==> flow/design.v <==
module counter_1000(clk,rst,clkout,statechange);
input clk,rst;
output clkout;
output [1:0] statechange;
reg clkout;
reg [9:0] flag1;
reg [1:0] statechange;
always @(posedge clk) 
begin   
    if(rst)
        begin
            flag1<=0;
            clkout<=1'b1;
        end
	else if(flag1<500) 
		begin
			flag1<=flag1+1;
			clkout<=1'b1;
		end 
	else if(flag1<1000)
		begin
			flag1<=flag1+1;
			clkout<=1'b0;
        end
    else if(flag1==1000)
        begin
            flag1<=0;
            clkout<=1'b1;
		end
end
always @(posedge clk)
begin 
    if(rst)
        statechange <= 0;
    else if(flag1==1000)
    begin
        if(statechange<3)
            statechange <= statechange + 1;
        else
            statechange <= 0;
    end
end
endmodule
module TrigSignal(clk_1m,rst,trig);
input clk_1m,rst;
output trig;
reg trig;
reg [16:0]flag1;
always @(posedge clk_1m) 
begin   
    if(rst)
        begin
            flag1<=0;
            trig<=1'b0;
        end
	else if(flag1<15) 
		begin
			flag1<=flag1+1;
			trig<=1'b1;
		end 
	else if(flag1<100000)
		begin
			flag1<=flag1+1;
			trig<=1'b0;
        end
    else if(flag1==100000)
        begin
            flag1<=0;
            trig<=1'b0;
		end
end
endmodule 
module PosCounter(clk_1m,rst,echo,dis_count);
input clk_1m,rst,echo;
output [19:0] dis_count;
reg [19:0] dis_count;
reg [19:0] count;
reg [19:0] countfinal;
always@(posedge clk_1m)
begin 
    if(rst)
    begin
        dis_count <= 0;
        count <= 0;
        countfinal <= 0;
    end
    else if(echo == 1'b1)
    begin
        count <= count+1;
        countfinal <= count;
    end
    else 
    begin
        dis_count <= countfinal *120 >> 6;
        count <= 0;
    end
end 
endmodule  
module Showdigit(in,LED_activating_counter,out1,out2);
input [19:0] in;
input [1:0] LED_activating_counter;
output reg [6:0] out1;
output reg [3:0] out2;
reg [3:0] outnumber;
always @(*)
begin
    case(LED_activating_counter)
    2'b00: 
    begin
        out2 = 4'b0111; 
        outnumber = (in / 10000)%10; 
    end
    2'b01: 
    begin
        out2 = 4'b1011; 
        outnumber = (in / 1000)%10; 
    end
    2'b10: 
    begin
        out2 = 4'b1101; 
        outnumber = ((in / 100)%10); 
    end
    2'b11: 
    begin
        out2 = 4'b1110; 
        outnumber = ((in / 10)%10); 
    end
    default: begin out2 = 4'b1111; outnumber = 4'b0000; end
    endcase
end
always@(*)
begin
    case(outnumber)
    4'b0000: out1 = 7'b0000001;  
    4'b0001: out1 = 7'b1001111;  
    4'b0010: out1 = 7'b0010010;  
    4'b0011: out1 = 7'b0000110;  
    4'b0100: out1 = 7'b1001100;  
    4'b0101: out1 = 7'b0100100;  
    4'b0110: out1 = 7'b0100000;  
    4'b0111: out1 = 7'b0001111;  
    4'b1000: out1 = 7'b0000000;  
    4'b1001: out1 = 7'b0000100;  
    default: out1 = 7'b0000001;  
    endcase
end
endmodule  
module Top(clk, rst, Trig, Echo, distance, sel);
input clk, rst, Echo;
output Trig;
output [6:0] distance;
output [3:0] sel;
wire [19:0] dis;
wire [1:0] state;
wire clk_1k;
counter_1000 u3(.clk(clk), .rst(rst), .clkout(clk_1k), .statechange(state));
TrigSignal u1(.clk_1m(clk), .rst(rst), .trig(Trig));
PosCounter u2(.clk_1m(clk), .rst(rst), .echo(Echo), .dis_count(dis));
Showdigit u4(.in(dis),.LED_activating_counter(state),.out1(distance[6:0]),.out2(sel[3:0]));
endmodule  
==> Tool chain data of Top <==
The steps from the RTL of Top to its reports follow in flow order.
Lines are those of the file above, counted from 1.
Operators carry their Yosys type and port widths (W data, S select, Z words).
Cell names lack the library's common part.
{ "inputs": {"design": "Top", "clock_port": "clk", "library": "sky130hd", "lib_corner": "tt_025C_1v80"} }

==> Word level <==
Source: Yosys, flattened and elaborated, memories not mapped. Widths are those after wreduce. Registers that Yosys merges into a memory's read port (data or address) are not register bits. Print and check cells do not count. Equal cells are merged and count once.
Memory sizes are those after Yosys's memory passes, which may raise the word count (mostly to a power of two), join words into wider ones and drop unused or constant bits.
{ "bits": {"reg_bits": 90, "mem_bits_ro": 112, "memories": 1, "input_bits": 3, "out_inout_bits": 12, "word_cells": 48} }
{ "mem_list": {"columns": ["memory", "size", "word_bits", "read_ports", "wr", "line", "text"], "rows": [
  ["(no name shown)", 16, 7, 1, 0, 133, "case(outnumber)"]
]} }
{ "op_classes": {"add_sub_neg": 4, "mul": 1, "n_div": 8, "compare": 5, "n_eq": 5, "muxes": 12, "bitwise": 1, "n_reduce_logical": 4} }
{ "op_table": {"columns": ["op", "count"], "rows": [
  ["$mod A32 B4 Y32 const B", 4],
  ["$div A20 B14 Y32 const B", 1],
  ["$div A20 B10 Y32 const B", 1],
  ["$div A20 B7 Y32 const B", 1],
  ["$div A20 B4 Y32 const B", 1],
  ["$mul A20 B4 Y23 const B", 1],
  ["$mux W17", 3],
  ["$pmux W4 S4", 2],
  ["$mux W10", 3],
  ["$add A20 B1 Y20 const B", 1],
  ["$add A17 B1 Y17 const B", 1],
  ["$lt A17 B17 Y1 const B", 1],
  ["$eq A17 B17 Y1 const B", 1],
  ["$lt A17 B4 Y1 const B", 1],
  ["$add A10 B1 Y10 const B", 1],
  ["$lt A10 B10 Y1 const B", 1],
  ["$eq A10 B10 Y1 const B", 1],
  ["$lt A10 B9 Y1 const B", 1],
  ["$reduce_bool A3 Y1", 2],
  ["$eq A2 B2 Y1 const B", 2],
  ["$mux W1", 3],
  ["$add A2 B1 Y2 const B", 1],
  ["$eq A2 B1 Y1 const B", 1],
  ["$lt A2 B2 Y1 const B", 1],
  ["$logic_not A2 Y1", 1],
  ["$reduce_or A2 Y1", 1],
  ["$mux W2", 1],
  ["$not A1 Y1", 1]
]} }

==> Depth <==
Longest topological path by Yosys (ltp), each cell counted once; first at word level (registers and memories cut), then after technology mapping (sequential cells cut; the memories' decode and read muxes count).
{ "depth": {"word_depth": 4, "abc_area": 0, "mapped_depth": 431} }

==> Mapped cells and area <==
Source: synth_stat.txt of the flow (Yosys; design flattened, memories mapped). It holds for the ABC_AREA given above (unset counts as 0); a run with the other value may have another netlist.
{ "synth_totals": {"stdcells": 3991, "synth_area_mm2": 0.0278943, "seqArea_mm2": 0.0018017, "flip_flops": 90, "n_buf": 146} }
{ "types": {"columns": ["cell_type", "count", "area_total_um2"], "rows": [
  ["ha_1", 295, 3691.04],
  ["nor2_1", 491, 1.84E+03],
  ["dfxtp_1", 90, 1.8E+03],
  ["a21oi_1", 283, 1.42E+03],
  ["o21a_1", 171, 1.28E+03],
  ["xnor2_1", 146, 1.28E+03],
  ["nand2_1", 324, 1.22E+03],
  ["nor3_1", 234, 1.17E+03],
  ["o21ai_0", 179, 895.859],
  ["fa_1", 37, 740.71],
  ["o31ai_1", 96, 720.691],
  ["xor2_1", 73, 639.363],
  ["nand3_1", 121, 605.581],
  ["mux2i_1", 60, 600.576],
  ["inv_1", 138, 517.997],
  ["mux2_2", 46, 517.997],
  ["a21o_1", 68, 510.49],
  ["clkbuf_1", 114, 427.91]
]} }
Other cell types: 110; their cells: 1025.
The figures by module come from a second, unflattened synthesis with its own total; it is not the netlist above.
{ "hier_totals": {"hier_cells": 4098, "area_unflattened_mm2": 0.0292956} }
Each row is one instance without its submodules.
{ "by_module": {"columns": ["mod", "n_inst", "n_cells", "area_mm2", "mod_seq_area_mm2"], "rows": [
  ["Showdigit", 1, 3434, 0.0232836, 0],
  ["PosCounter", 1, 458, 0.0042028, 0.0012012],
  ["TrigSignal", 1, 129, 0.0010998, 0.0003603],
  ["counter_1000", 1, 77, 0.0007094, 0.0002602],
  ["Top", 1, 0, 0, 0]
]} }

==> Worst setup path after synthesis <==
Path of least setup slack by OpenSTA after synthesis, without wires, with an ideal clock, recovery checks aside; 20% of the period is set as input and as output delay. Where synthesis merged equal registers, the netlist keeps one of their names.
{ "synth_timing": {"path_type": "reg2out", "startpoint": "register u3.statechange[0]", "endpoint": "output distance[2]", "period_ps": 1000000, "launch_ps": 0, "arrival_time_ps": 80856, "t_required_ps": 800000, "path_slack_ps": 719144, "path_delay_ps": 80856, "path_stages": 415, "path_buffers": 35, "synth_period_reached_ps": 280856} }
"path_delay_ps" is the arrival time less input delay plus setup time.
At an output port there is no setup time.
"path_stages": output pins that drive a net of the path, with the launching flip-flop's if there is one; two outputs of one cell count as two.
"synth_period_reached_ps" = period - worst setup slack (recovery checks aside). The figure is calculated, with input and output delays left at 20% of the set period.
A register here has more assigning lines than the two given.
{ "synth_between": {"cell_sequence": "dfxtp_1 -> inv_1 -> ha_1 -> clkbuf_1 -> inv_1 -> nand2_1 -> ha_1 -> and4b_1 -> nand4_1 -> o21a_1 -> nand2_1 -> nand2_1 -> ha_1 -> and3_1 -> nand4_1 -> o21ai_1 -> clkbuf_1 -> mux2_2 -> (+379 left out) -> o21ai_0 -> nand2b_1 -> a21oi_1 -> nor2b_1 -> o21ai_0 -> nand2b_1 -> a21oi_1 -> nor2b_1 -> o21ai_0 -> nand2b_1 -> a21oi_1 -> nand2_1 -> o211ai_1 -> a31o_2 -> inv_1 -> ha_1 -> nand4bb_1 -> o221ai_1", "cone_cells": 6, "cone_lines": 2, "cone_classes": "3 x eq/ne; 1 x mux; 1 x reduce/logical; 1 x memory"} }
{ "synth_lines": {"columns": ["item", "line", "text"], "rows": [
  ["from (decl)", 4, "output [1:0] statechange;"],
  ["from (assign)", 34, "statechange <= 0;"],
  ["from (assign)", 38, "statechange <= statechange + 1;"],
  ["to (decl)", 151, "output [6:0] distance;"]
]} }
Chain of elaborated cells between the ends: none given.

==> Path in the finished layout <==
From the final timing report of run 3: the path of least setup slack in the routed layout; clock arrival at registers is part of the times.
The report prints the path's times to 10 ps; the period is as set.
{ "layout_timing": {"path_type": "reg2out", "startpoint": "register u3.statechange[0]", "endpoint": "output distance[2]", "period_ps": 293000, "launch_ps": 350, "arrival_time_ps": 90520, "t_required_ps": 234400, "path_slack_ps": 143880, "path_stages": 377, "path_buffers": 3} }
A register here has more assigning lines than the two given.
{ "layout_between": {"cell_sequence": "dfxtp_1 -> inv_1 -> ha_2 -> buf_4 -> clkinv_1 -> ha_1 -> o21ai_0 -> nor2_1 -> ha_1 -> and4b_1 -> nand4_1 -> o21ai_0 -> nand2_1 -> nand2_1 -> ha_1 -> and3_1 -> nand4_1 -> o21ai_1 -> (+341 left out) -> a21oi_1 -> o41a_2 -> or4b_1 -> or4_1 -> nor3b_1 -> xnor2_1 -> ha_1 -> nor2_1 -> nand4_1 -> a311o_1 -> or4_1 -> a2111oi_0 -> a31o_2 -> inv_1 -> ha_1 -> nand4bb_1 -> o221ai_1 -> clkdlybuf4s50_1", "cone_cells": 6, "cone_lines": 2, "cone_classes": "3 x eq/ne; 1 x mux; 1 x reduce/logical; 1 x memory"} }
{ "layout_lines": {"columns": ["item", "line", "text"], "rows": [
  ["from (decl)", 4, "output [1:0] statechange;"],
  ["from (assign)", 34, "statechange <= 0;"],
  ["from (assign)", 38, "statechange <= statechange + 1;"],
  ["to (decl)", 151, "output [6:0] distance;"]
]} }
Chain of elaborated cells between the ends: none given.

Ticket comment

Stored flow runs of Top (4 of them; Yosys, OpenROAD, sky130hd). They differ in their settings and are not a sequence. Constraints: input delay and output delay 20% of the set period each, output load 0.01 pF.
"power_total_uw" is the tool's figure for a default switching activity; nothing was simulated.

Run 1
==> flow/run.sh <==
#!/bin/bash
# the make line also repeats the synthesis and layout settings of config.mk as NAME=value (left out here)
make -C /OpenROAD-flow-scripts/flow DESIGN_CONFIG=/design/flow/config.mk WORK_HOME=/design/flow/orfs CLKGATE_MAP_FILE= finish
==> flow/config.mk <==
export PLATFORM = sky130hd
export DESIGN_NAME = Top
export DESIGN_NICKNAME = Top
export VERILOG_FILES = /design/flow/design.v
export SDC_FILE = /design/flow/constraint.sdc
export NUM_CORES = 4
export LEC_CHECK = 0
export ABC_AREA = 0
export CAP_MARGIN = 30
export CELL_PAD_IN_SITES_DETAIL_PLACEMENT = 1
export CORE_ASPECT_RATIO = 0.51
export CORE_MARGIN = 2
export CORE_UTILIZATION = 61
export CTS_CLUSTER_DIAMETER = 265
export CTS_CLUSTER_SIZE = 78
export GPL_ROUTABILITY_DRIVEN = 0
export GPL_TIMING_DRIVEN = 0
export HOLD_SLACK_MARGIN = 0.28
export MIN_ROUTING_LAYER = met1
export SETUP_SLACK_MARGIN = 5.0
export SLEW_MARGIN = 25
==> flow/constraint.sdc <==
create_clock -name core_clock -period 400.0 [get_ports {clk}]
set_input_delay 80.0000 -clock core_clock [delete_from_list [all_inputs] [get_ports {clk}]]
set_output_delay 80.0000 -clock core_clock [all_outputs]
set_load 0.01 [all_outputs]

==> results of run 1, as JSON <==
{
  "outcome": "not finished: routing ended with error GRT-0232"
}

Run 2
==> flow/run.sh <==
#!/bin/bash
# the make line also repeats the synthesis and layout settings of config.mk as NAME=value (left out here)
make -C /OpenROAD-flow-scripts/flow DESIGN_CONFIG=/design/flow/config.mk WORK_HOME=/design/flow/orfs CLKGATE_MAP_FILE= finish
==> flow/config.mk <==
export PLATFORM = sky130hd
export DESIGN_NAME = Top
export DESIGN_NICKNAME = Top
export VERILOG_FILES = /design/flow/design.v
export SDC_FILE = /design/flow/constraint.sdc
export NUM_CORES = 4
export LEC_CHECK = 0
export CAP_MARGIN = 20
export CELL_PAD_IN_SITES_DETAIL_PLACEMENT = 1
export CORE_ASPECT_RATIO = 0.77
export CORE_MARGIN = 2
export CORE_UTILIZATION = 70
export CTS_CLUSTER_SIZE = 77
export GPL_TIMING_DRIVEN = 0
export MAX_ROUTING_LAYER = met5
export PLACE_DENSITY_LB_ADDON = 0.0
export SLEW_MARGIN = 10
==> flow/constraint.sdc <==
create_clock -name core_clock -period 213.0 [get_ports {clk}]
set_input_delay 42.6000 -clock core_clock [delete_from_list [all_inputs] [get_ports {clk}]]
set_output_delay 42.6000 -clock core_clock [all_outputs]
set_load 0.01 [all_outputs]

==> results of run 2, as JSON <==
{
  "outcome": "not finished: placement ended with error DPL-0033"
}

Run 3
==> flow/run.sh <==
#!/bin/bash
# the make line also repeats the synthesis and layout settings of config.mk as NAME=value (left out here)
make -C /OpenROAD-flow-scripts/flow DESIGN_CONFIG=/design/flow/config.mk WORK_HOME=/design/flow/orfs CLKGATE_MAP_FILE= finish
==> flow/config.mk <==
export PLATFORM = sky130hd
export DESIGN_NAME = Top
export DESIGN_NICKNAME = Top
export VERILOG_FILES = /design/flow/design.v
export SDC_FILE = /design/flow/constraint.sdc
export NUM_CORES = 4
export LEC_CHECK = 0
export CAP_MARGIN = 20
export CORE_MARGIN = 2
export CORE_UTILIZATION = 40
export PLACE_DENSITY = 0.6
export SETUP_SLACK_MARGIN = -2.0
export SLEW_MARGIN = 20
==> flow/constraint.sdc <==
create_clock -name core_clock -period 293.0 [get_ports {clk}]
set_input_delay 58.6000 -clock core_clock [delete_from_list [all_inputs] [get_ports {clk}]]
set_output_delay 58.6000 -clock core_clock [all_outputs]
set_load 0.01 [all_outputs]

==> results of run 3, as JSON <==
{
  "synth_area_mm2": 0.0278943,
  "design.die.area_mm2": 0.0718642,
  "final_stdcell_area_mm2": 0.029203,
  "finalUtil_pct": 42.4,
  "timing.setup.ws_ps": 143882,
  "ws_hold_ps": 467,
  "power_total_uw": 26.6
}

Run 4
==> flow/run.sh <==
#!/bin/bash
# the make line also repeats the synthesis and layout settings of config.mk as NAME=value (left out here)
make -C /OpenROAD-flow-scripts/flow DESIGN_CONFIG=/design/flow/config.mk WORK_HOME=/design/flow/orfs CLKGATE_MAP_FILE= finish
==> flow/config.mk <==
export PLATFORM = sky130hd
export DESIGN_NAME = Top
export DESIGN_NICKNAME = Top
export VERILOG_FILES = /design/flow/design.v
export SDC_FILE = /design/flow/constraint.sdc
export NUM_CORES = 4
export LEC_CHECK = 0
export ABC_AREA = 0
export CAP_MARGIN = 20
export CELL_PAD_IN_SITES_DETAIL_PLACEMENT = 1
export CORE_ASPECT_RATIO = 0.51
export CORE_MARGIN = 2
export CORE_UTILIZATION = 40
export GPL_ROUTABILITY_DRIVEN = 0
export GPL_TIMING_DRIVEN = 0
export HOLD_SLACK_MARGIN = 0.28
export MIN_ROUTING_LAYER = met1
export SLEW_MARGIN = 25
==> flow/constraint.sdc <==
create_clock -name core_clock -period 400.0 [get_ports {clk}]
set_input_delay 80.0000 -clock core_clock [delete_from_list [all_inputs] [get_ports {clk}]]
set_output_delay 80.0000 -clock core_clock [all_outputs]
set_load 0.01 [all_outputs]

==> results of run 4, as JSON <==
{
  "synth_area_mm2": 0.0278943,
  "design.die.area_mm2": 0.0719844,
  "final_stdcell_area_mm2": 0.0296972,
  "finalUtil_pct": 42.8,
  "timing.setup.ws_ps": 213160,
  "ws_hold_ps": 488,
  "power_total_uw": 18.3
}
